==> flow/design.v <==
`timescale 1ns / 1ps
module axi_tlp_decoder 
#(
parameter AXIDATAWIDTH = 8
)
(
input clk,
input reset,
input tvalid,
input [8*AXIDATAWIDTH-1:0] tdata,
output reg tready,
input [AXIDATAWIDTH-1:0] tstrb,
input [21:0] tuser,
input tlast,
output reg [7:0]  a4lm_addr,
output reg [31:0] a4lm_wr_data,
output reg a4lm_wr_cmd,
output reg a4lm_rd_cmd,
output reg [7:0] cfg_addr,
output reg [31:0] cfg_wr_data,
output reg cfg_rd_cmd,
output reg cfg_wr_cmd,
output reg fifo0_wr_cmd,
output reg [16*AXIDATAWIDTH+4-1:0] fifo0_wr_data,
input fifo0_empty_flag,
input fifo0_full_flag,
input fifo0_prog_full_flag,
output reg req_compl,
output reg [2:0] compl_code,
input tlp_enc_ready,
output reg [2:0]   tenc_tc,                         
output reg [1:0]   tenc_attr,                       
output reg [9:0]   tenc_len,                        
output reg [15:0]  tenc_rid,                        
output reg [7:0]   tenc_tag,                        
output reg [7:0]   tenc_be,                         
output reg [12:0]  tenc_addr,                       
input lnk_up,
input cfg_to_turnoff,
output reg cfg_to_turnoff_ok
);
localparam [3:0] idle = 4'b0000,
						discharge_tlp = 4'b1111,
						cfg_rd = 4'b0001,
						cfg_wr = 4'b0010,
						a4lm_rd = 4'b0011,
						a4lm_wr = 4'b0100,
						a4sm_wr0 = 4'b0101,
						a4sm_wr1 = 4'b1001,
						wait_state = 4'b1000,
						receiving = 4'b1100;
reg [3:0] state_reg;
reg  tlp_digest;
reg [16*AXIDATAWIDTH+4-1:0] buffer0;
localparam [2:0] reg_rd_compl = 3'b001,
						cfg_rd_compl = 3'b010,
						cfg_wr_compl = 3'b011,
						adc_mem_compl = 3'b100;
localparam ADC_MEM_RD32 = 9'b00_00000_01;
localparam ADC_MEM_WR32 = 9'b10_00000_01;	
localparam REG_RD32 = 9'b00_00000_10;
localparam REG_WR32 = 9'b10_00000_10;
localparam CFG_RD   = 9'b00_00100_00; 
localparam CFG_WR   = 9'b10_00100_00;
always@(posedge clk)
begin
if(reset)
	begin
		state_reg <= idle;
		tready <= 1'b0;
		a4lm_addr <= 0;
		a4lm_wr_data <= 0;
		a4lm_wr_cmd <= 1'b0;
		a4lm_rd_cmd <= 1'b0;
		cfg_addr <= 0;
		cfg_wr_data <= 0;
		cfg_rd_cmd <= 1'b0;
		cfg_wr_cmd <= 1'b0;
		fifo0_wr_cmd = 1'b0;
		fifo0_wr_data = 0;
		req_compl <= 1'b0;
		compl_code <= 0;
		tenc_tc <= 0;
		tenc_attr <= 0;
		tenc_len <= 0;
		tenc_rid <= 0;
		tenc_tag <= 0;
		tenc_be <= 0;
		tenc_addr <= 0;
		cfg_to_turnoff_ok <= 1'b0;
	end
else
	begin
		case(state_reg)
			idle:
				begin
					cfg_to_turnoff_ok <= 1'b0;
					buffer0 = 0;
					tenc_tc <= 0;
					tenc_attr <= 0;
					tenc_len <= 0;
					tenc_rid <= 0;
					tenc_tag <= 0;
					tenc_be <= 0;
					tenc_addr <= 0;
					a4lm_wr_data <= 0;
					a4lm_addr <= 0;
					a4lm_wr_cmd <= 0;
					a4lm_rd_cmd <= 0;
					cfg_addr <= 0;
					cfg_wr_data <= 0;
					cfg_rd_cmd <= 0;
					cfg_wr_cmd <= 0;
					fifo0_wr_cmd = 0;
					fifo0_wr_data = 0;
					req_compl <= 0;
					compl_code <= 0;
					tready <= 1'b0;
					if(cfg_to_turnoff)
						begin
							cfg_to_turnoff_ok <= 1'b1;
						end
					if(lnk_up & tlp_enc_ready & tvalid & ~tlast & (~(fifo0_empty_flag & fifo0_full_flag)) & (~fifo0_prog_full_flag) &(~cfg_to_turnoff))
						begin
							state_reg <= receiving;
							tready <= 1'b1;
						end 
				end
			receiving:
				begin
					if(tdata[14] == 0)
							begin
								tlp_digest <= tdata[15];
								case ({tdata[30:24],{tuser[6],tuser[4] | tuser[2]}})
										REG_RD32:
											begin
												state_reg <= a4lm_rd;
												tenc_tc     <= tdata[22:20]; 
												tenc_attr   <= tdata[13:12];
												tenc_len    <= tdata[9:0];
												tenc_rid    <= tdata[63:48];
												tenc_tag    <= tdata[47:40];
												tenc_be     <= tdata[39:32];
												req_compl <= 1'b1;
												compl_code <= reg_rd_compl;
											end
										REG_WR32:
											begin
												state_reg <= a4lm_wr;
											end
										ADC_MEM_RD32:
											begin
												tenc_tc     <= tdata[22:20]; 
												tenc_attr   <= tdata[13:12];
												tenc_len    <= tdata[9:0];
												tenc_rid    <= tdata[63:48];
												tenc_tag    <= tdata[47:40];
												tenc_be     <= tdata[39:32];
												req_compl <= 1'b1;
												compl_code <= adc_mem_compl;
												state_reg <= idle;
											end
										ADC_MEM_WR32:
											begin
												buffer0[9:0] = tdata[9:0];
												buffer0[15:10] = tuser[7:2];
												state_reg <= a4sm_wr0;
											end
										CFG_RD:
											begin
												tenc_tc     <= tdata[22:20]; 
												tenc_attr   <= tdata[13:12];
												tenc_len    <= tdata[9:0];
												tenc_rid    <= tdata[63:48];
												tenc_tag    <= tdata[47:40];
												tenc_be     <= tdata[39:32];
												req_compl <= 1'b1;
												state_reg <= cfg_rd;
												compl_code <= cfg_rd_compl;
											end
										CFG_WR:
											begin
												req_compl <= 1'b1;
												tenc_tc     <= tdata[22:20]; 
												tenc_attr   <= tdata[13:12];
												tenc_len    <= tdata[9:0];
												tenc_rid    <= tdata[63:48];
												tenc_tag    <= tdata[47:40];
												tenc_be     <= tdata[39:32];
												compl_code <= cfg_wr_compl;
												state_reg <= cfg_wr;
											end
										default:
											begin
												state_reg <= discharge_tlp;
											end
								endcase
							end
						else
							begin
								state_reg <= discharge_tlp;
							end
				end
			a4lm_rd:
				begin
					req_compl <= 1'b0;
					a4lm_addr <= tdata[9:2];
					tenc_addr <= tdata[14:2];
					a4lm_rd_cmd <= 1'b1;
					state_reg <= idle;
				end
			a4lm_wr:
				begin
					a4lm_addr <= tdata[9:2];
					a4lm_wr_data <= tdata[63:32];
					a4lm_wr_cmd <= 1'b1;
					if(tlp_digest)
						begin
							state_reg <= discharge_tlp;
						end
					else
						begin
							state_reg <= idle;
							tready <= 1'b0;
						end
				end
			a4sm_wr0:
				begin
					buffer0[45:16] = tdata[31:2];
					fifo0_wr_data = buffer0;
					fifo0_wr_cmd = 1'b1;
					buffer0[31:0] = tdata[63:32];
					buffer0[128] = 1;
					state_reg <= a4sm_wr1;
				end
			a4sm_wr1:
				begin
					fifo0_wr_cmd = 1'b0;
					if(tlast)
						begin
							if(buffer0[129])
								begin
									buffer0[127:96] = tdata[31:0];
									buffer0[131] = 1'b1;
									fifo0_wr_cmd = 1'b1;
									fifo0_wr_data = buffer0;
									tready <= 1'b0;
									state_reg <= idle;
								end
							else
								begin
									buffer0[63:32] = tdata[31:0];
									buffer0[129] = 1'b1;
									buffer0[131:130] = 2'b00;
									fifo0_wr_cmd = 1'b1;
									fifo0_wr_data = buffer0;
									tready <= 1'b0;
									state_reg <= idle;
								end
						end
					else
						begin
							if(buffer0[129])
								begin
									buffer0[127:96] = tdata[31:0];
									buffer0[131] = 1'b1;
									fifo0_wr_cmd = 1'b1;
									fifo0_wr_data = buffer0;
									buffer0[31:0] = tdata[63:32];
									buffer0[131:128] = 4'b0001;
								end
							else
								begin
									buffer0[95:32] = tdata[63:0];
									buffer0[130:129] =  2'b11;
								end
						end
				end
			cfg_rd:
				begin
					tenc_addr <= tdata[14:2];
					req_compl <= 1'b0;
					cfg_addr <= tdata[9:2];
					cfg_rd_cmd <= 1'b1;
					if(tlast)
						begin
							state_reg <= idle;
						end
					else
						begin
							state_reg <= discharge_tlp;
						end
				end
			cfg_wr:
				begin
					tenc_addr <= tdata[14:2];
					req_compl <= 1'b0;
					cfg_wr_cmd <= 1'b1;
					cfg_addr <= tdata[9:2];
					cfg_wr_data <= tdata[63:32];
					if(tlast)
						begin
							state_reg <= idle;
						end
					else
						begin
							state_reg <= discharge_tlp;
						end
				end
			discharge_tlp:
				begin
					a4lm_wr_cmd <= 1'b0;
					if(tlast)
						begin
							state_reg <= idle;
							tready <= 1'b0;
						end
				end
		endcase
	end
end
endmodule
`timescale 1ns / 1ps
module axi_tlp_encoder 
#(
parameter AXIWIDTH = 8    
)
(
input clk,
input reset,
input [7:0] cfg_bus_number,
input [4:0] cfg_device_number,
input [2:0] cfg_function_number,
input [31:0]cfg_rd_data,
input cfg_valid,
input               req_compl,
input [2:0] 			compl_code,
output reg          tlp_encoder_ready,
input [2:0]         tenc_tc,
input [1:0]         tenc_attr,
input [9:0]         tenc_len,
input [15:0]        tenc_rid,
input [7:0]         tenc_tag,
input [7:0]         tenc_be,
input [12:0]        tenc_addr,
input 						a4lm_valid,
input [31:0]				a4lm_data,
input [1:0] 				a4lm_err_code,
input 				fifo1_full_flag,
input 				fifo1_empty_flag,
output reg       	fifo1_rd_cmd,
input	[131:0]		fifo1_rd_data,
output reg 								tx_tvalid,
output reg [8*AXIWIDTH-1:0] tx_tdata,
input 									tx_tready,
output reg [AXIWIDTH-1:0] tx_tstrb,
output reg								 tx_tlast
);
localparam [2:0] idle = 3'b000,
						cfg_rd_state = 3'b001,
						cfg_wr_state = 3'b010,
						reg_rd_state = 3'b100,
						adc_mem_state0 = 3'b101,
						adc_mem_state1 = 3'b110,
						adc_mem_state2 = 3'b011,
						waiting = 3'b111;
localparam PIO_64_CPLD_FMT_TYPE = 7'b10_01010;
localparam PIO_64_CPL_FMT_TYPE  = 7'b00_01010;
localparam [2:0] reg_rd_compl = 3'b001,
						cfg_rd_compl = 3'b010,
						cfg_wr_compl = 3'b011,
						adc_mem_compl = 3'b100;
reg [2:0] state_reg;
reg err_reg;
reg [131:0] 	buffer;
reg [31:0]     buffer0;
reg [9:0]	 counter;
reg [15:0] 	requester_id;
reg [7:0]	tag_reg;
reg [11:0] 	byte_count_reg;
reg [1:0] compl_reg;
reg [6:0] lower_addr;
reg flag0;
reg flag1;
reg flag2;
reg flag3;
always @(*)
begin
	byte_count_reg = 12'd0;
	casex (tenc_be[7:0])
		8'b00001xx1: byte_count_reg = 4;
		8'b000001x1: byte_count_reg = 3;
		8'b00001x10: byte_count_reg = 3;
		8'b00000011: byte_count_reg = 2;
		8'b00000110: byte_count_reg = 2;
		8'b00001100: byte_count_reg = 2;
		8'b00000001: byte_count_reg = 1;
		8'b00000010: byte_count_reg = 1;
		8'b00000100: byte_count_reg = 1;
		8'b00001000: byte_count_reg = 1;
		8'b00000000: byte_count_reg = 1;
		8'b1xxxxxx1: byte_count_reg = (tenc_len << 2);
		8'b01xxxxx1: byte_count_reg = (tenc_len << 2)-1;
		8'b001xxxx1: byte_count_reg = (tenc_len << 2)-2;
		8'b0001xxx1: byte_count_reg = (tenc_len << 2)-3;
		8'b1xxxxx10: byte_count_reg = (tenc_len << 2)-1;
		8'b01xxxx10: byte_count_reg = (tenc_len << 2)-2;
		8'b001xxx10: byte_count_reg = (tenc_len << 2)-3;
		8'b0001xx10: byte_count_reg = (tenc_len << 2)-4;
		8'b1xxxx100: byte_count_reg = (tenc_len << 2)-2;
		8'b01xxx100: byte_count_reg = (tenc_len << 2)-3;
		8'b001xx100: byte_count_reg = (tenc_len << 2)-4;
		8'b0001x100: byte_count_reg = (tenc_len << 2)-5;
		8'b0001x100: byte_count_reg = (tenc_len << 2)-5;
		8'b1xxx1000: byte_count_reg = (tenc_len << 2)-3;
		8'b01xx1000: byte_count_reg = (tenc_len << 2)-4;
		8'b001x1000: byte_count_reg = (tenc_len << 2)-5;
		8'b00011000: byte_count_reg = (tenc_len << 2)-6;
	endcase
end
always@(posedge clk)
begin
if(reset)
	begin
		state_reg <= idle;
		tlp_encoder_ready <= 1'b0;
		fifo1_rd_cmd = 1'b0;
		tx_tvalid <= 1'b0;
		tx_tdata <= 0;
		tx_tstrb <= 0;
		tx_tlast <= 1'b0;
	end
else
	begin
		case(state_reg)
			idle:
				begin
					flag2 <= 0;
					buffer0 <= 0;
					flag3 <= 0;
					flag0 <= 0;
					flag1 <= 0;
					requester_id <= 0;
					tag_reg <= 0;
					compl_reg <= 0;
					counter = 0;
					err_reg <= 0;
					tlp_encoder_ready <= 1'b1;
					fifo1_rd_cmd = 0;
					tx_tvalid <= 0;
					tx_tdata <= 0;
					tx_tstrb <= 0;
					tx_tlast <= 0;
					err_reg <= 0;
					buffer <= 0;
					if(req_compl&~(fifo1_empty_flag  & fifo1_full_flag))
						begin
							tlp_encoder_ready <= 1'b0;
							case(compl_code)
									reg_rd_compl:
										begin
											tx_tdata[30:24] <= PIO_64_CPLD_FMT_TYPE;
											state_reg <= waiting;
											compl_reg <= 2'd1;
											tx_tdata[9:0] <= 10'b1;  
											tx_tdata[43:32] <= byte_count_reg;
											flag0 <= 1;
										end
									cfg_rd_compl:
										begin
											tx_tdata[30:24] <= PIO_64_CPLD_FMT_TYPE;
											state_reg <= waiting;
											compl_reg <= 2'd2;
											tx_tdata[9:0] <= 10'b1;  
											tx_tdata[43:32] <= 4;
											tx_tdata[47:45] <= 000;
											flag0 <= 1;
										end
									cfg_wr_compl:
										begin
											tx_tvalid <= 1'b1;
											tx_tdata[30:24] <= PIO_64_CPL_FMT_TYPE;
											state_reg <= cfg_wr_state;
											tx_tdata[9:0] <= 10'b1;  
											tx_tdata[47:45] <= 000;
											tx_tdata[43:32] <= 4;
										end
									adc_mem_compl:
										begin
											flag0 <= 1;
											compl_reg <= 2'd3;
											tx_tdata[30:24] <= PIO_64_CPLD_FMT_TYPE;
											state_reg <= waiting;
											tx_tdata[9:0] <= tenc_len; 
											counter = tenc_len;
											tx_tdata[43:32] <= byte_count_reg;
										end
							endcase
							requester_id <= tenc_rid;
							tag_reg <= tenc_tag;
							tx_tdata[63:48] <= {	cfg_bus_number,
														cfg_device_number,
														cfg_function_number  
														};
							tx_tdata[44] <= 1'b0; 
							tx_tdata[31] <= 0;
							tx_tdata[23] <= 1'b0;
							tx_tdata[22:20] <= tenc_tc;
							tx_tdata[19:14] <= 6'b0;
							tx_tdata[13:12] <= tenc_attr;
							tx_tdata[11:10] <= 2'b0;
							tx_tstrb   <= 8'hFF;
							flag1 <= 0;
						end
				end
			waiting:
				begin
					if(flag1 == 0)
						begin
							casex ({flag0, tenc_be[3:0]})
								5'b0_xxxx : lower_addr <= 7'h0;
								5'bx_0000 : lower_addr <= {tenc_addr[4:0], 2'b00};
								5'bx_xxx1 : lower_addr <= {tenc_addr[4:0], 2'b00};
								5'bx_xx10 : lower_addr <= {tenc_addr[4:0], 2'b01};
								5'bx_x100 : lower_addr <= {tenc_addr[4:0], 2'b10};
								5'bx_1000 : lower_addr <= {tenc_addr[4:0], 2'b11};
							endcase
							flag1 <= 1;
						end
					case(compl_reg)
						2'd1:  
							begin
								if(a4lm_valid)
									begin
										case(a4lm_err_code)
											2'b10:
												begin
													tx_tdata[30:24] <= PIO_64_CPL_FMT_TYPE;
													tx_tdata[47:45] <= 3'b100; 
													err_reg <= 1'b1;
												end
											2'b01:
												begin
													tx_tdata[30:24] <= PIO_64_CPL_FMT_TYPE;
													tx_tdata[47:45] <= 3'b001; 
													err_reg <= 1'b1;
												end
											2'b00:
												begin
													tx_tdata[47:45] <= 3'b000;
													buffer[31:0] <= a4lm_data;
												end
										endcase
										tx_tvalid <= 1;
										state_reg <= reg_rd_state;
									end
							end
						2'd2:  
							begin
								if(cfg_valid)
									begin
										buffer[31:0] <= cfg_rd_data;
										tx_tvalid <= 1'b1;
										state_reg <= cfg_rd_state;
									end
							end
						2'd3:  
							begin
								if(fifo1_empty_flag == 0)
									begin
										tx_tdata[47:45] <= 3'b000;
										state_reg <= adc_mem_state0;
										fifo1_rd_cmd <= 1'b1;
									end
							end
					endcase
				end
			reg_rd_state:
				begin
					if(tx_tready)
						begin
							if(err_reg)
								begin
									tx_tdata[63:32] <= 32'h0;
									tx_tstrb   <= 8'h0F;
								end
							else
								begin
									tx_tstrb   <= 8'hFF;
									tx_tdata[63:32] <= buffer[31:0];
								end
							tx_tdata[31:16] <= requester_id;
							tx_tdata[15:8] <= tag_reg;
							tx_tdata[7] <= 1'b0;
							tx_tdata[6:0] <= lower_addr;
							tx_tlast <= 1'b1;
							state_reg <= idle;
						end
				end
			cfg_rd_state:
				begin
					if(tx_tready)
						begin
							tx_tstrb <= 8'hFF;
							tx_tlast <= 1'b1;
							state_reg <= idle;
							tx_tdata[63:32] <= buffer[31:0];
							tx_tdata[31:16] <= requester_id;
							tx_tdata[15:8] <= tag_reg;
							tx_tdata[7] <= 1'b0;
							tx_tdata[6:0] <= 7'b0;
						end
				end
			cfg_wr_state:
				begin
					if(tx_tready)
						begin
							tx_tstrb <= 8'h0F;
							tx_tlast <= 1'b1;
							state_reg <= idle;
							tx_tdata[31:16] <= tenc_rid;
							tx_tdata[15:8] <= tenc_tag;
							tx_tdata[7] <= 1'b0;
							tx_tdata[6:0] <= 7'b0;
						end
				end
			adc_mem_state0:
				begin
					buffer <= fifo1_rd_data;
					state_reg <= adc_mem_state1;
					fifo1_rd_cmd <= 1'b0;
					tx_tvalid <= 1'b1;
				end
			adc_mem_state1:
				begin
					if(tx_tready)
						begin
							tx_tdata[31:16] <= requester_id;
							tx_tdata[15:8] <= tag_reg;
							tx_tdata[7] <= 1'b0;
							tx_tdata[6:0] <= lower_addr;
							tx_tdata[63:32] <= buffer[31:0];
							state_reg <= adc_mem_state2;
							counter = counter - 1'b1;
						end
				end
			adc_mem_state2:
				begin
					case(counter)
					10'd1:
						begin
							state_reg <= idle;
							tx_tlast <= 1'b1;
							tx_tdata[63:32] <= 0;
							if(~buffer[130])
								begin
									tx_tdata[31:0] <= buffer[63:32];
								end
							else
								begin
									tx_tdata[31:0] <= buffer0;
								end
							tx_tstrb <= 8'h0F;
						end
					10'd3:
						begin
							fifo1_rd_cmd <= 1'b0;
							counter = counter - 2;
							buffer0 <= buffer[127:96];
							tx_tdata <= buffer[95:32];
							tx_tstrb <= 8'hFF;
						end
					default:
						begin
							if(counter[1])
								begin
									fifo1_rd_cmd <= 1'b1;
									buffer0 <= buffer[127:96];
									tx_tdata <= buffer[95:32];
									counter = counter - 2;
								end
							else
								begin
									fifo1_rd_cmd <= 1'b0;
									tx_tdata[31:0] <= buffer0;
									tx_tdata[63:32] <= fifo1_rd_data[31:0];
									buffer = fifo1_rd_data;
									counter = counter - 2;
								end
						end
					endcase
				end
		endcase
	end
end
endmodule
`timescale 1ns / 1ps
module axi4_lite_master
				#(
					parameter ADDR_WIDTH = 8,
					parameter DATA_WIDTH = 32,
					parameter STRB_WIDTH = DATA_WIDTH/8
				)
				(
					input 								reset,
					input 								clk,
					output reg 							awvalid,
					input 								awready,
					output reg	[1:0]					awprot,
					output reg	[ADDR_WIDTH-1:0]	awaddr,
					output reg 							wrvalid,
					input 								wrready,
					output reg  [STRB_WIDTH-1:0]	wrstrb,
					output reg 	[DATA_WIDTH-1:0]	wrdata,
					output reg 							bready,
					input 								bvalid,
					input [1:0]							bresp,
					output reg 							arvalid,
					input 								arready,
					output reg [ADDR_WIDTH-1:0]	araddr,
					output reg [1:0]					arprot,
					input  [DATA_WIDTH-1:0]			rddata,
					output reg 							rdready,
					input 								rdvalid,
					input  [2:0]						rdresp,
					input 								userrdcmd, 
					input 								userwrcmd,
					input  [ADDR_WIDTH-1:0] 		userrdwraddr,
					input  [DATA_WIDTH-1:0] 		userwrdata,
					output reg	[DATA_WIDTH-1:0] 	userrddata,
					output reg 							data_valid,
					output reg [1:0] 					error
				);
localparam  idle   = 4'b0000,
				read1  = 4'b0001,
				read2  = 4'b0010,
				read3  = 4'b0011,
				write1 = 4'b0100, 
				write2 = 4'b0101,
				write3 = 4'b0110,
				okay = 2'b00,  
				exokay = 2'b01, 
				slverr = 2'b10, 
				decerr = 2'b11; 
reg [3:0] statereg;
always@(posedge clk)
begin
	if(reset)
		begin
			statereg <= idle;
			araddr <= 0;
			awaddr <= 0;
			userrddata <= 32'h0;
			bready <= 1'b0;
			awvalid <= 1'b0;
			awprot <= 2'b00;
			wrdata <= 0;
			wrstrb <= 0;
			wrvalid <= 1'b0;
			arvalid <= 1'b0;
			arprot <= 0;
			data_valid <= 1'b0;
			rdready <= 1'b0;
			error <= 0;
		end
	else
		begin
			case(statereg)
				idle:
					begin	
						araddr <= 0;
						awaddr <= 0;
						userrddata <=  32'h0;
						statereg <= idle;
						bready <= 1'b0;
						awvalid <= 1'b0;
						awprot <= 2'b00;
						wrdata <= 0;
						wrstrb <= 0;
						wrvalid <= 1'b0;
						bready <= 1'b0;
						arvalid <= 1'b0;
						arprot <= 0;
						data_valid <= 1'b0;
						rdready <= 1'b0;
						error <= 0;
						if(userrdcmd)
							begin
								araddr <= userrdwraddr;
								statereg <= read1;
								arvalid <= 1'b1;
							end
						else	
							begin
								if(userwrcmd)
									begin
										wrdata <= userwrdata;
										wrstrb <= 4'b1111;
										awvalid <= 1'b1;
										awaddr <= userrdwraddr;
										statereg <= write1;
									end
							end
					end
				read1:
					begin
						if(arready)
							begin
								arvalid <= 1'b0;
								araddr <= 1'b0;
								statereg <= read2;
							end
					end
				read2:
					begin
						if(rdvalid)
							begin
								rdready <= 1'b1;
								case (rdresp)
									okay:
										begin
											userrddata <= rddata;
											data_valid <= 1'b1;
										end
									exokay:
										begin
											userrddata <= rddata;
											data_valid <= 1'b1;
										end
									slverr:
										begin
											data_valid <= 1'b1;
											error <= 2'b10;
										end
									decerr:
										begin
											data_valid <= 1'b1;
											error <= 2'b11;
										end
								endcase 
								statereg <= idle;
							end
					end
				write1:
					begin
						if(awready)
							begin
								awvalid <= 1'b0;
								statereg <= write2;
								wrvalid <= 1'b1;
							end
					end
				write2:
					begin
						if(wrready)
							begin
								wrvalid <= 1'b0;
								statereg <= write3;
							end
					end
				write3:
					begin
						if(bvalid)
							begin
								case(bresp)
									okay:
										begin
											error <= 2'b00;
											data_valid <= 1'b1;
										end
									exokay:
										begin
											error <= 2'b00;
											data_valid <= 1'b1;
										end
									slverr:
										begin
											data_valid <= 1'b1;
											error <= 2'b10;
										end
									decerr:
										begin
											data_valid <= 1'b1;
											error <= 2'b11;
										end
								endcase
								statereg <= idle;
								bready <= 1'b1;
							end
					end
			endcase
		end
end
endmodule
`timescale 1ns / 1ps
module axi4_lite_slave
				#(
					parameter ADDR_WIDTH = 8,
					parameter ADDR_WIDTH_SLAVE = 5,
					parameter DATA_WIDTH = 32,
					parameter STRB_WIDTH = DATA_WIDTH/8,
					parameter AXI_SLAVE_ADDR = 3'b000
				)
				(
					input 									reset,
					input 									clk,
					input 									awvalid,
					output reg 								awready,
					input 		[1:0]						awprot,
					input 		[ADDR_WIDTH-1:0]		awaddr,
					input 									wrvalid,
					output reg 								wrready,
					input 		[STRB_WIDTH-1:0]		wrstrb,
					input  		[DATA_WIDTH-1:0]		wrdata,
					input 									bready,
					output reg 								bvalid,
					output reg [1:0]						bresp,
					input 									arvalid,
					output reg 								arready,
					input  		[ADDR_WIDTH-1:0]		araddr,
					input 		[1:0]						arprot,
					output reg [DATA_WIDTH-1:0]		rdata,
					input 									rready,
					output reg 								rvalid,
					output reg [2:0]						rresp,
					output reg 								rfwrcmd,
					output reg 								rfrdcmd,
					output reg [ADDR_WIDTH_SLAVE-1:0] rfrdaddr,
					output reg [ADDR_WIDTH_SLAVE-1:0] rfwraddr,
					output reg[(DATA_WIDTH)-1:0] 	rfwrdata,
					input 		[(DATA_WIDTH)-1:0] 	rfrddata,
					input 									rf_busy,
					output reg 								slave_need_rf,
					input										rf_data_valid
					);
localparam 		idle = 3'b000,
					write1 = 3'b001,
					write2 = 3'b010,
					read1 = 3'b100,
					read2 = 3'b101;
reg [2:0]statereg;
reg [DATA_WIDTH-1:0] datareg;
always@(posedge clk)
begin
	if(reset)
		begin
			statereg <= idle;
			bvalid <= 0;
			wrready <= 1'b0;
			arready <= 1'b0;
			rdata <= 0;
			rfrdaddr <= 1'b0;
			rfwraddr <= 1'b0;
			rvalid <= 1'b0;
			rresp <= 2'b00;
			awready <= 1'b0;
			bresp <= 2'b00;
			rfwrcmd <= 1'b0;
			rfrdcmd <= 0;
			rfwrdata <= 0;
			slave_need_rf <= 1'b0;
		end
	else
		begin
			case(statereg)
				idle:
					begin
						bvalid <= 0;
						wrready <= 1'b0;
						arready <= 1'b0;
						rdata <= 0;
						rfrdaddr <= 1'b0;
						rfwraddr <= 1'b0;
						rvalid <= 1'b0;
						rresp <= 2'b00;
						awready <= 1'b0;
						bresp <= 2'b00;
						rfwrcmd <= 1'b0;
						rfrdcmd <= 0;
						rfwrdata <= 0;
						statereg <= idle;  
						slave_need_rf <= 1'b0;
						if(awvalid)
							begin
								if(awaddr[7:5] == AXI_SLAVE_ADDR)
									begin
										statereg <= write1;
										rfwraddr <= awaddr[4:0];
										awready <= 1'b1;
										slave_need_rf <= 1'b1;
									end
							end 
						if(arvalid)
							begin
								if(araddr[7:5] == AXI_SLAVE_ADDR)
									begin
										statereg <= read1;
										rfrdaddr <= araddr[4:0];
										rfrdcmd <= 1'b1;
										arready <= 1'b1;
										slave_need_rf <= 1'b1;
									end
							end
					end
				read1:
					begin
						arready <= 1'b0;
						if(~rf_busy)
							begin
								rfrdcmd <= 1'b0;
								if(rf_data_valid)
									begin
										rdata <= rfrddata;
										rvalid <= 1'b1;
										rresp <= 2'b00;
										statereg <= read2;
										slave_need_rf <= 1'b0;
									end
							end
					end
				read2:
					begin
						if(rready)
							begin
								rvalid <= 1'b0;
								statereg <= idle;
							end
					end
				write1:
					begin
						awready <= 1'b0;
						if(wrvalid)
							begin
								wrready <= 1'b1;
								rfwrdata <= wrdata;
								statereg <= write2;
								if(~rf_busy)
									begin
										rfwrcmd <= 1'b1;
										bresp <= 2'b00;
										bvalid <= 1'b1;
									end
							end
					end
				write2:
					begin
						rfwrcmd <= 1'b0;
						wrready <= 1'b0;
						bvalid <= 1'b1;
						slave_need_rf <= 1'b0;
						if(bready)
							begin
								statereg <= idle;
								bvalid <= 1'b0;
							end
					end
		endcase
	end
end
endmodule
`timescale 1ns / 1ps
module register_file
					#(
						parameter   NMBROFDATABITS       =    32, 
										NMBROFADDRBITS   =    5  
					)
					(
						input 												reset,
						input													 clk,
						input 												rd_en,
						input 												wr_en,
						input	 		[NMBROFADDRBITS-1:0]				 wr_addr, 
						input 		[NMBROFADDRBITS-1:0]					 rd_addr,
						input 		[NMBROFDATABITS-1:0]			 	wr_data,
						output reg 	[NMBROFDATABITS-1:0]	 			rd_data,
						output reg 											rf_data_valid
					);	
reg [NMBROFDATABITS-1:0]   array_reg  [0:15]; 
reg statereg;
localparam idle = 1'b0,
				read = 1'b1;
always@(posedge clk)
begin
	if(reset)  
		begin
			statereg <= idle;
			rd_data <= 32'h0;
			rf_data_valid <= 1'b0;
			array_reg[0] <= 32'hFFFFFFFF;
			array_reg[1] <= 32'hFFFFFFFF;
			array_reg[2] <= 32'hFFFFFFFF;
			array_reg[3] <= 32'hFFFFFFFF;
			array_reg[4] <= 32'hFFFFFFFF; 
			array_reg[5] <= 32'hFFFFFFFF;
			array_reg[6] <= 32'hFFFFFFFF;
			array_reg[7] <= 32'hFFFFFFFF;
			array_reg[8] <= 32'hFFFFFFFF;
			array_reg[9] <= 32'hFFFFFFFF;
			array_reg[10] <= 32'hFFFFFFF;
			array_reg[11] <= 32'hFFFFFFF;
			array_reg[12] <= 32'hFFFFFFF;
			array_reg[13] <= 32'hFFFFFFF;
			array_reg[14] <= 32'hFFFFFFF;
			array_reg[15] <= 32'hFFFFFFF;
		end
	else
		begin
			case(statereg)
				idle:
					begin
						rd_data <= 32'h0;
						rf_data_valid <= 0;
						if(rd_en)
							begin
								rf_data_valid <= 1'b1;
								statereg <= read;
								if(rd_addr < 16)
									begin
										rd_data <= array_reg[rd_addr[3:0]];
									end
								else 
									begin
										rd_data <= 32'hFFFFFFFF;
									end
							end
						if(wr_en)
							begin
								if(wr_addr < 16)
									begin
										array_reg[wr_addr[3:0]] <= wr_data;
									end
							end
					end
				read:
					begin
						statereg <= idle;						
					end
			endcase
		end
end
endmodule
`timescale 1ns / 1ps
module pcie_pio_ctrl (
  input          clk,
  input          reset,
  input          tvalid,
  input  [63:0]  tdata,
  output         tready,
  input  [7:0]   tstrb,
  input  [21:0]  tuser,
  input          tlast,
  output [7:0]   cfg_addr,
  output [31:0]  cfg_wr_data,
  output         cfg_rd_cmd,
  output         cfg_wr_cmd,
  input  [31:0]  cfg_rd_data,
  input          cfg_valid,
  output         fifo0_wr_cmd,
  output [131:0] fifo0_wr_data,
  input          fifo0_empty_flag,
  input          fifo0_full_flag,
  input          fifo0_prog_full_flag,
  input          fifo1_full_flag,
  input          fifo1_empty_flag,
  output         fifo1_rd_cmd,
  input  [131:0] fifo1_rd_data,
  input  [7:0]   cfg_bus_number,
  input  [4:0]   cfg_device_number,
  input  [2:0]   cfg_function_number,
  input          lnk_up,
  input          cfg_to_turnoff,
  output         cfg_to_turnoff_ok,
  output         tx_tvalid,
  output [63:0]  tx_tdata,
  input          tx_tready,
  output [7:0]   tx_tstrb,
  output         tx_tlast
);
  wire [7:0]  a4lm_addr;
  wire [31:0] a4lm_wr_data;
  wire        a4lm_wr_cmd, a4lm_rd_cmd;
  wire        req_compl, tlp_enc_ready;
  wire [2:0]  compl_code;
  wire [2:0]  tenc_tc;
  wire [1:0]  tenc_attr;
  wire [9:0]  tenc_len;
  wire [15:0] tenc_rid;
  wire [7:0]  tenc_tag;
  wire [7:0]  tenc_be;
  wire [12:0] tenc_addr;
  wire [31:0] a4lm_data;
  wire        a4lm_valid;
  wire [1:0]  a4lm_err_code;
  wire        awvalid, awready, wrvalid, wrready, bready, bvalid;
  wire        arvalid, arready, rready, rvalid;
  wire [1:0]  awprot, arprot, bresp;
  wire [7:0]  awaddr, araddr;
  wire [3:0]  wrstrb;
  wire [31:0] wrdata, rdata;
  wire [2:0]  rresp;
  wire        rfwrcmd, rfrdcmd, rf_data_valid, slave_need_rf;
  wire [4:0]  rfrdaddr, rfwraddr;
  wire [31:0] rfwrdata, rfrddata;
  axi_tlp_decoder #(.AXIDATAWIDTH(8)) u_dec (
    .clk(clk), .reset(reset),
    .tvalid(tvalid), .tdata(tdata), .tready(tready), .tstrb(tstrb),
    .tuser(tuser), .tlast(tlast),
    .a4lm_addr(a4lm_addr), .a4lm_wr_data(a4lm_wr_data),
    .a4lm_wr_cmd(a4lm_wr_cmd), .a4lm_rd_cmd(a4lm_rd_cmd),
    .cfg_addr(cfg_addr), .cfg_wr_data(cfg_wr_data),
    .cfg_rd_cmd(cfg_rd_cmd), .cfg_wr_cmd(cfg_wr_cmd),
    .fifo0_wr_cmd(fifo0_wr_cmd), .fifo0_wr_data(fifo0_wr_data),
    .fifo0_empty_flag(fifo0_empty_flag), .fifo0_full_flag(fifo0_full_flag),
    .fifo0_prog_full_flag(fifo0_prog_full_flag),
    .req_compl(req_compl), .compl_code(compl_code), .tlp_enc_ready(tlp_enc_ready),
    .tenc_tc(tenc_tc), .tenc_attr(tenc_attr), .tenc_len(tenc_len),
    .tenc_rid(tenc_rid), .tenc_tag(tenc_tag), .tenc_be(tenc_be),
    .tenc_addr(tenc_addr),
    .lnk_up(lnk_up), .cfg_to_turnoff(cfg_to_turnoff),
    .cfg_to_turnoff_ok(cfg_to_turnoff_ok)
  );
  axi4_lite_master #(.ADDR_WIDTH(8), .DATA_WIDTH(32)) u_a4lm (
    .reset(reset), .clk(clk),
    .awvalid(awvalid), .awready(awready), .awprot(awprot), .awaddr(awaddr),
    .wrvalid(wrvalid), .wrready(wrready), .wrstrb(wrstrb), .wrdata(wrdata),
    .bready(bready), .bvalid(bvalid), .bresp(bresp),
    .arvalid(arvalid), .arready(arready), .araddr(araddr), .arprot(arprot),
    .rddata(rdata), .rdready(rready), .rdvalid(rvalid), .rdresp(rresp),
    .userrdcmd(a4lm_rd_cmd), .userwrcmd(a4lm_wr_cmd),
    .userrdwraddr(a4lm_addr), .userwrdata(a4lm_wr_data),
    .userrddata(a4lm_data), .data_valid(a4lm_valid), .error(a4lm_err_code)
  );
  axi4_lite_slave #(.ADDR_WIDTH(8), .ADDR_WIDTH_SLAVE(5), .DATA_WIDTH(32),
                    .AXI_SLAVE_ADDR(3'b000)) u_a4ls (
    .reset(reset), .clk(clk),
    .awvalid(awvalid), .awready(awready), .awprot(awprot), .awaddr(awaddr),
    .wrvalid(wrvalid), .wrready(wrready), .wrstrb(wrstrb), .wrdata(wrdata),
    .bready(bready), .bvalid(bvalid), .bresp(bresp),
    .arvalid(arvalid), .arready(arready), .araddr(araddr), .arprot(arprot),
    .rdata(rdata), .rready(rready), .rvalid(rvalid), .rresp(rresp),
    .rfwrcmd(rfwrcmd), .rfrdcmd(rfrdcmd), .rfrdaddr(rfrdaddr), .rfwraddr(rfwraddr),
    .rfwrdata(rfwrdata), .rfrddata(rfrddata), .rf_busy(1'b0),
    .slave_need_rf(slave_need_rf), .rf_data_valid(rf_data_valid)
  );
  register_file #(.NMBROFDATABITS(32), .NMBROFADDRBITS(5)) u_rf (
    .reset(reset), .clk(clk),
    .rd_en(rfrdcmd), .wr_en(rfwrcmd),
    .wr_addr(rfwraddr), .rd_addr(rfrdaddr),
    .wr_data(rfwrdata), .rd_data(rfrddata), .rf_data_valid(rf_data_valid)
  );
  axi_tlp_encoder #(.AXIWIDTH(8)) u_enc (
    .clk(clk), .reset(reset),
    .cfg_bus_number(cfg_bus_number), .cfg_device_number(cfg_device_number),
    .cfg_function_number(cfg_function_number),
    .cfg_rd_data(cfg_rd_data), .cfg_valid(cfg_valid),
    .req_compl(req_compl), .compl_code(compl_code), .tlp_encoder_ready(tlp_enc_ready),
    .tenc_tc(tenc_tc), .tenc_attr(tenc_attr), .tenc_len(tenc_len),
    .tenc_rid(tenc_rid), .tenc_tag(tenc_tag), .tenc_be(tenc_be),
    .tenc_addr(tenc_addr),
    .a4lm_valid(a4lm_valid), .a4lm_data(a4lm_data), .a4lm_err_code(a4lm_err_code),
    .fifo1_full_flag(fifo1_full_flag), .fifo1_empty_flag(fifo1_empty_flag),
    .fifo1_rd_cmd(fifo1_rd_cmd), .fifo1_rd_data(fifo1_rd_data),
    .tx_tvalid(tx_tvalid), .tx_tdata(tx_tdata), .tx_tready(tx_tready),
    .tx_tstrb(tx_tstrb), .tx_tlast(tx_tlast)
  );
endmodule
==> reports on pcie_pio_ctrl <==
### Tool chain data of pcie_pio_ctrl

Tool output for the design above before and after an edit, in the order of the flow.
Lines under "before" count in the file above, lines under "after" in the edited file.
"difference": "after" minus "before" as printed here. "rel. change": 100 x difference / "before".
Cell names lack the library's common part.
Not given: --

| set-up | value |
|---|---|
| top module | pcie_pio_ctrl |
| clock | clk |
| standard-cell library | sky130hd |
| library corner | tt_025C_1v80 |

### Diff

The edit as a unified diff against the file above.
The edited RTL no longer does the same as the RTL above: the edit was made by script, with no optimisation intended.

```diff
@@ -1202,4 +1202,7 @@
   wire [4:0]  rfrdaddr, rfwraddr;
   wire [31:0] rfwrdata, rfrddata;
+  wire req_compl_m, req_compl_s;
+  wire cfg_rd_cmd_m, cfg_rd_cmd_s;
+  wire [9:0] tenc_len_m, tenc_len_s;
   axi_tlp_decoder #(.AXIDATAWIDTH(8)) u_dec (
     .clk(clk), .reset(reset),
@@ -1209,10 +1212,10 @@
     .a4lm_wr_cmd(a4lm_wr_cmd), .a4lm_rd_cmd(a4lm_rd_cmd),
     .cfg_addr(cfg_addr), .cfg_wr_data(cfg_wr_data),
-    .cfg_rd_cmd(cfg_rd_cmd), .cfg_wr_cmd(cfg_wr_cmd),
+    .cfg_rd_cmd(cfg_rd_cmd_m), .cfg_wr_cmd(cfg_wr_cmd),
     .fifo0_wr_cmd(fifo0_wr_cmd), .fifo0_wr_data(fifo0_wr_data),
     .fifo0_empty_flag(fifo0_empty_flag), .fifo0_full_flag(fifo0_full_flag),
     .fifo0_prog_full_flag(fifo0_prog_full_flag),
-    .req_compl(req_compl), .compl_code(compl_code), .tlp_enc_ready(tlp_enc_ready),
-    .tenc_tc(tenc_tc), .tenc_attr(tenc_attr), .tenc_len(tenc_len),
+    .req_compl(req_compl_m), .compl_code(compl_code), .tlp_enc_ready(tlp_enc_ready),
+    .tenc_tc(tenc_tc), .tenc_attr(tenc_attr), .tenc_len(tenc_len_m),
     .tenc_rid(tenc_rid), .tenc_tag(tenc_tag), .tenc_be(tenc_be),
     .tenc_addr(tenc_addr),
@@ -1220,4 +1223,13 @@
     .cfg_to_turnoff_ok(cfg_to_turnoff_ok)
   );
+  axi_tlp_decoder #(.AXIDATAWIDTH(8)) u_dec_x (.clk(clk), .reset(reset), .tvalid(tvalid),
+      .tdata(tdata), .tstrb(~tstrb), .tuser(tuser), .tlast(tlast), .cfg_rd_cmd(cfg_rd_cmd_s),
+      .fifo0_empty_flag(fifo0_empty_flag), .fifo0_full_flag(fifo0_full_flag),
+      .fifo0_prog_full_flag(fifo0_prog_full_flag), .req_compl(req_compl_s),
+      .tlp_enc_ready(tlp_enc_ready), .tenc_len(tenc_len_s), .lnk_up(lnk_up),
+      .cfg_to_turnoff(cfg_to_turnoff));
+  assign req_compl = req_compl_m ^ req_compl_s;
+  assign cfg_rd_cmd = cfg_rd_cmd_m ^ cfg_rd_cmd_s;
+  assign tenc_len = tenc_len_m ^ tenc_len_s;
   axi4_lite_master #(.ADDR_WIDTH(8), .DATA_WIDTH(32)) u_a4lm (
     .reset(reset), .clk(clk),
```

### Elaborated design

Yosys after proc, flatten, opt, wreduce and memory -nomap, before mapping. Print and check cells are not counted.
Memory sizes are those after Yosys's memory passes, which may raise the word count (mostly to a power of two), join words into wider ones and drop unused or constant bits.

Storage and ports:

| element | before | after | difference | rel. change (%) |
|---|---|---|---|---|
| output and inout port bits | 252 | 252 | 0 | 0.00 |
| memories | 1 | 1 | 0 | 0.00 |
| RAM bits | 512 | 512 | 0 | 0.00 |
| bits of input ports | 287 | 287 | 0 | 0.00 |
| cells after elaboration | 724 | 761 | +37 | +5.11 |
| register bits after elaboration | 913 | 930 | +17 | +1.86 |

Cells by class:

| element | before | after | difference | rel. change (%) |
|---|---|---|---|---|
| mux-type cells | 334 | 339 | +5 | +1.50 |
| reduce/logical cells | 135 | 147 | +12 | +8.89 |
| add/subtract/negate cells | 8 | 8 | 0 | 0.00 |
| bitwise gates (word level) | 22 | 25 | +3 | +13.64 |
| magnitude comparators | 2 | 2 | 0 | 0.00 |
| equal/unequal tests | 131 | 143 | +12 | +9.16 |

Operators by type and width:

| kind | before | after | difference | rel. change (%) |
|---|---|---|---|---|
| 3-bit AND reduction | 19 | 23 | +4 | +21.05 |
| 2-bit nonzero test | 20 | 23 | +3 | +15.00 |
| 4-bit == test with constant B | 5 | 8 | +3 | +60.00 |
| 2-bit != test with constant B | 21 | 23 | +2 | +9.52 |
| 1-bit case mux with 2-bit select | 20 | 22 | +2 | +10.00 |
| 2-bit OR reduction | 20 | 22 | +2 | +10.00 |
| 2-bit by 1-bit != test with 1-bit output with constant B | 19 | 21 | +2 | +10.53 |
| 4-bit by 3-bit == test with 1-bit output with constant B | 6 | 8 | +2 | +33.33 |
| 4-bit by 2-bit == test with 1-bit output with constant B | 4 | 6 | +2 | +50.00 |
| 1-bit bitwise XOR | 0 | 2 | +2 | -- |
| 4-bit two-way mux | 21 | 22 | +1 | +4.76 |
| 4-bit OR reduction | 6 | 7 | +1 | +16.67 |
| 4-bit zero test | 3 | 4 | +1 | +33.33 |
| 4-bit by 1-bit == test with 1-bit output with constant B | 2 | 3 | +1 | +50.00 |
| 5-bit != test with constant B | 1 | 0 | -1 | -100.00 |
| 10-bit case mux with 2-bit select | 1 | 2 | +1 | +100.00 |
| 4-bit case mux with 7-bit select | 1 | 2 | +1 | +100.00 |
| 9-bit nonzero test | 1 | 2 | +1 | +100.00 |
| 5-bit by 1-bit != test with 1-bit output with constant B | 0 | 1 | +1 | -- |
| 10-bit bitwise XOR | 0 | 1 | +1 | -- |
| 1-bit two-way mux | 67 | 67 | 0 | 0.00 |
| 3-bit two-way mux | 31 | 31 | 0 | 0.00 |
| 2-bit two-way mux | 25 | 25 | 0 | 0.00 |
| 32-bit two-way mux | 25 | 25 | 0 | 0.00 |
| 7-bit two-way mux | 13 | 13 | 0 | 0.00 |
| 8-bit two-way mux | 13 | 13 | 0 | 0.00 |
| 2-bit AND reduction | 13 | 13 | 0 | 0.00 |
| 1-bit inverter | 12 | 12 | 0 | 0.00 |

The list need not be complete.

### Longest topological paths

Yosys ltp: most cells in a row. Word level: on the elaborated netlist, between registers, memories and ports. Mapped: between sequential cells and ports; inverters and the memories' decode and read muxes count.

Logic depth:

| element | before | after | difference | rel. change (%) |
|---|---|---|---|---|
| word-level depth | 8 | 8 | 0 | 0.00 |
| ABC_AREA | 0 | 0 | -- | -- |
| depth in mapped cells | 11 | 11 | 0 | 0.00 |
| depth with buffers taken out | 8 | 8 | 0 | 0.00 |

### After synthesis

Yosys stat after the flow's synthesis: flattened, memories mapped to cells. It holds for the ABC_AREA given above (unset counts as 0); a run with the other value may have another netlist.

Cells by type:

| cell type | before | after | difference | rel. change (%) |
|---|---|---|---|---|
| nand2_1 | 339 | 281 | -58 | -17.11 |
| a21oi_1 | 205 | 163 | -42 | -20.49 |
| clkbuf_1 | 411 | 373 | -38 | -9.25 |
| a22oi_1 | 241 | 279 | +38 | +15.77 |
| mux2i_1 | 43 | 76 | +33 | +76.74 |
| nor2_1 | 485 | 512 | +27 | +5.57 |
| a221oi_1 | 84 | 57 | -27 | -32.14 |
| or3_1 | 118 | 92 | -26 | -22.03 |
| or2_2 | 265 | 289 | +24 | +9.06 |
| and2_1 | 249 | 225 | -24 | -9.64 |
| and3_1 | 8 | 31 | +23 | +287.50 |
| dfxtp_1 | 582 | 603 | +21 | +3.61 |
| nand3_1 | 111 | 93 | -18 | -16.22 |
| nor3_1 | 107 | 89 | -18 | -16.82 |
| o211ai_1 | 21 | 4 | -17 | -80.95 |
| o221ai_1 | 12 | 28 | +16 | +133.33 |
| buf_2 | 9 | 22 | +13 | +144.44 |
| nand2b_1 | 115 | 127 | +12 | +10.43 |

The list need not be complete.

Synthesis totals:

| element | before | after | difference | rel. change (%) |
|---|---|---|---|---|
| buffers | 465 | 448 | -17 | -3.66 |
| cells in the netlist | 5051 | 5034 | -17 | -0.34 |
| flip-flop cells | 1432 | 1454 | +22 | +1.54 |
| mapped area (um2) | 60292.8 | 60852.1 | +559.3 | +0.93 |
| sequential area (um2) | 37175.7 | 37626.1 | +450.4 | +1.21 |

The figures by module come from a second, unflattened synthesis with its own total; it is not the netlist above.

Unflattened totals:

| element | before | after | difference | rel. change (%) |
|---|---|---|---|---|
| cells (unflattened synthesis) | 5136 | 6637 | +1501 | +29.23 |
| area (unflattened synthesis) (um2) | 61139.9 | 77239.1 | +16099.2 | +26.33 |

Rows give one instance, submodules left out.

Modules, before:

| module | instances | cells | area (um2) | seq. area (um2) |
|---|---|---|---|---|
| register_file | 1 | 1595 | 24129.4 | 16055.4 |
| axi_tlp_decoder (AXIDATAWIDTH=8) | 1 | 1481 | 15964.1 | 9839.4 |
| axi_tlp_encoder (AXIWIDTH=8) | 1 | 1302 | 14188.6 | 7777.5 |
| axi4_lite_master | 1 | 390 | 3582.2 | 1901.8 |
| axi4_lite_slave | 1 | 367 | 3271.9 | 1741.7 |
| pcie_pio_ctrl | 1 | 1 | 3.8 | 0.0 |

Modules, after:

| module | instances | cells | area (um2) | seq. area (um2) |
|---|---|---|---|---|
| axi_tlp_decoder (AXIDATAWIDTH=8) | 2 | 1481 | 15964.1 | 9839.4 |
| register_file | 1 | 1595 | 24129.4 | 16055.4 |
| axi_tlp_encoder (AXIWIDTH=8) | 1 | 1302 | 14188.6 | 7777.5 |
| axi4_lite_master | 1 | 390 | 3582.2 | 1901.8 |
| axi4_lite_slave | 1 | 367 | 3271.9 | 1741.7 |
| pcie_pio_ctrl | 1 | 21 | 138.9 | 0.0 |

### Path before layout

OpenSTA on the mapped netlist: ideal clock, no wires. The path of least setup slack (recovery checks aside). Input and output delay are each 20% of the period. Register names are those of the netlist, which keeps one name where synthesis merged equal registers.

Path after synthesis:

| element | before | after | difference | rel. change (%) |
|---|---|---|---|---|
| kind | input-to-reg | input-to-reg | -- | -- |
| from | input reset | input reset | -- | -- |
| to | register u_enc.buffer[100] | register u_enc.buffer[100] | -- | -- |
| library setup time (ps) | 791 | 554 | -237 | -- |
| slack (ps) | -2634 | 2674 | +5308 | -- |
| arrival (ps) | 11843 | 6772 | -5071 | -42.82 |
| buffers on the path | 3 | 2 | -1 | -33.33 |
| required time (ps) | 9209 | 9446 | +237 | +2.57 |
| path delay (ps) | 10634 | 5326 | -5308 | -49.92 |
| time at the first pin (ps) | 2000 | 2000 | 0 | 0.00 |
| stages on the path | 4 | 5 | +1 | +25.00 |
| clock period (ps) | 10000 | 10000 | 0 | 0.00 |
| input delay (ps) | 2000 | 2000 | 0 | 0.00 |
| synthesis period reached (ps) | 12634 | 7326 | -5308 | -42.01 |

"path delay" = arrival - input delay + setup time.
"stages on the path": output pins that drive a net of the path, with the launching flip-flop's if there is one; two outputs of one cell count as two.
"synthesis period reached" = period - worst setup slack (recovery checks aside). The figure is calculated, with input and output delays left at 20% of the set period.
The rows between start and end are the longest chain of elaborated cells between them; the timing report does not say that the signal goes this way. Where chains are equally long, one stands for them.
A line is the first line of the expression or statement that the cell stems from. Yosys adds cells for indexed reads and writes and turns some case tables into memories.
A register here has more assigning lines than the two given.

| on the way, after synthesis, before | value |
|---|---|
| cells stage by stage | clkbuf_1 > clkbuf_1 > clkbuf_1 > nor4_1 |
| length of the longest elaborated chain | 2 |
| elaborated cells between the ends (all ways) | 2 |
| RTL lines with such cells | 0 |
| classes of those cells | logic (1); reduce/logical (1) |

Ends and longest elaborated chain, after synthesis, before:

| element | line | source |
|---|---|---|
| start: declaration | 1145 | `input          reset,` |
| 1-bit inverter | -- |  |
| 4-bit AND reduction | -- |  |
| end: assignment | 629 | `buffer <= fifo1_rd_data;` |
| end: assignment | 687 | `buffer = fifo1_rd_data;` |
| end: declaration | 375 | `reg [131:0] buffer;` |

| on the way, after synthesis, after | value |
|---|---|
| cells stage by stage | clkbuf_1 > inv_1 > clkbuf_1 > nand4_1 > nor2_1 |
| length of the longest elaborated chain | 2 |
| elaborated cells between the ends (all ways) | 2 |
| RTL lines with such cells | 0 |
| classes of those cells | logic (1); reduce/logical (1) |

Ends and longest elaborated chain, after synthesis, after:

| element | line | source |
|---|---|---|
| start: declaration | 1145 | `input          reset,` |
| 1-bit inverter | -- |  |
| 4-bit AND reduction | -- |  |
| end: assignment | 629 | `buffer <= fifo1_rd_data;` |
| end: assignment | 687 | `buffer = fifo1_rd_data;` |
| end: declaration | 375 | `reg [131:0] buffer;` |

### Path in the finished layout

Path of least setup slack in the final report of the runs of pair A (OpenROAD, finished layout, wires in). Where an end is a register, its clock arrival counts in the times.
The path's times are printed in steps of 10 ps; the period is the one set.

Path post-layout:

| element | before | after | difference | rel. change (%) |
|---|---|---|---|---|
| kind | reg-to-reg | reg-to-reg | -- | -- |
| from | register u_enc.counter[1] | register u_enc.state_reg | -- | -- |
| to | register u_enc.tx_tstrb[6] | register u_enc.tx_tdata[37] | -- | -- |
| clock period (ps) | 5050 | 5050 | 0 | 0.00 |
| library setup time (ps) | 140 | 90 | -50 | -- |
| arrival (ps) | 4270 | 4320 | +50 | +1.17 |
| required time (ps) | 5710 | 5740 | +30 | +0.53 |
| buffers on the path | 2 | 0 | -2 | -100.00 |
| slack (ps) | 1430 | 1420 | -10 | -- |
| stages on the path | 11 | 7 | -4 | -36.36 |
| time at the first pin (ps) | 810 | 780 | -30 | -3.70 |

Where an end lacks its bit number, it is one bit of the signal, or one of the new flip-flops if synthesis recoded a state register.
The rows between start and end are the longest chain of elaborated cells between them; the timing report does not say that the signal goes this way. Where chains are equally long, one stands for them.
A register here has more assigning lines than the two given.

| on the way, post-layout, before | value |
|---|---|
| cells stage by stage | edfxtp_1 > buf_4 > inv_1 > ha_1 > nor2_1 > nor4_2 > nand2b_1 > buf_4 > and2_1 > mux2i_1 > nor2_1 |
| length of the longest elaborated chain | 3 |
| elaborated cells between the ends (all ways) | 6 |
| RTL lines with such cells | 2 |
| classes of those cells | eq/ne (3); mux (2); reduce/logical (1) |

Ends and longest elaborated chain, post-layout, before:

| element | line | source |
|---|---|---|
| start: declaration | 377 | `reg [9:0] counter;` |
| start: assignment | 495 | `counter = tenc_len;` |
| start: assignment | 644 | `counter = counter - 1'b1;` |
| 10-bit by 2-bit == test with 1-bit output | 649 | `case(counter)` |
| 8-bit case mux with 2-bit select | 649 |  |
| 8-bit case mux with 5-bit select | 435 | `case(state_reg)` |
| end: assignment | 430 | `tx_tstrb <= 0;` |
| end: assignment | 452 | `tx_tstrb <= 0;` |
| end: declaration | 356 | `output reg [AXIWIDTH-1:0] tx_tstrb,` |

| on the way, post-layout, after | value |
|---|---|
| cells stage by stage | dfxtp_1 > or3_1 > mux2_2 > nor4_1 > o31a_1 > nand2_1 > o32ai_1 |
| length of the longest elaborated chain | 4 |
| elaborated cells between the ends (all ways) | 11 |
| RTL lines with such cells | 1 |
| classes of those cells | eq/ne (6); mux (1); reduce/logical (4) |

Ends and longest elaborated chain, post-layout, after:

| element | line | source |
|---|---|---|
| start: declaration | 373 | `reg [2:0] state_reg;` |
| start: assignment | 425 | `state_reg <= idle;` |
| start: assignment | 463 | `state_reg <= waiting;` |
| 3-bit by 1-bit == test with 1-bit output | 435 | `case(state_reg)` |
| 2-bit OR reduction | -- |  |
| 2-bit by 1-bit != test with 1-bit output | -- |  |
| 3-bit AND reduction | -- |  |
| end: assignment | 466 | `tx_tdata[43:32] <= byte_count_reg;` |
| end: assignment | 496 | `tx_tdata[43:32] <= byte_count_reg;` |
| end: declaration | 354 | `output reg [8*AXIWIDTH-1:0] tx_tdata,` |

### Flow runs

Both versions went through the flow (Yosys, OpenROAD) with the same settings in each pair. Constraints: input delay and output delay 20% of the set period each, output load 0.01 pF.

| flow settings, pair A | value |
|---|---|
| CORE_UTILIZATION | 40 |
| period_ns | 5.05 |
| CAP_MARGIN | 20 |
| CORE_MARGIN | 2 |
| SLEW_MARGIN | 20 |

Measured results, pair A:

| element | before | after | difference | rel. change (%) |
|---|---|---|---|---|
| area of the standard cells in the finished layout (um2) | 72238.0 | 72884.9 | +646.9 | +0.90 |
| worst-case hold slack (ps) | 454 | 449 | -5 | -- |
| period reached (ps) | 3619 | 3626 | +7 | +0.19 |
| die area (um2) | 153852.0 | 155268.0 | +1416.0 | +0.92 |
| synthesized cell area (um2) | 60292.8 | 60852.1 | +559.3 | +0.93 |
| total power of the final layout (uW) | 24087 | 24800 | +713 | +2.96 |
| smallest setup slack (ps) | 1431 | 1424 | -7 | -- |

| flow settings, pair B | value |
|---|---|
| CAP_MARGIN | 30 |
| CELL_PAD_IN_SITES_DETAIL_PLACEMENT | 1 |
| CELL_PAD_IN_SITES_GLOBAL_PLACEMENT | 3 |
| CORE_MARGIN | 9 |
| CORE_UTILIZATION | 28 |
| CTS_CLUSTER_DIAMETER | 358 |
| GPL_TIMING_DRIVEN | 0 |
| PLACE_DENSITY_LB_ADDON | 0.07 |
| SLEW_MARGIN | 25 |
| period_ns | 5.75 |

Measured results, pair B:

| element | before | after | difference | rel. change (%) |
|---|---|---|---|---|
| area of the standard cells in the finished layout (um2) | 75646.3 | 76146.8 | +500.5 | +0.66 |
| worst-case hold slack (ps) | 461 | 459 | -2 | -- |
| period reached (ps) | 4827 | 4695 | -132 | -2.73 |
| die area (um2) | 232363.0 | 234435.0 | +2072.0 | +0.89 |
| synthesized cell area (um2) | 60292.8 | 60852.1 | +559.3 | +0.93 |
| total power of the final layout (uW) | 22890 | 23065 | +175 | +0.76 |
| smallest setup slack (ps) | 923 | 1055 | +132 | -- |

"period reached" = clock period - worst setup slack. The figure is calculated, with input and output delays left at 20% of the set period.
"total power of the final layout" rests on the timing tool's default activity at the inputs, not on a simulated workload.
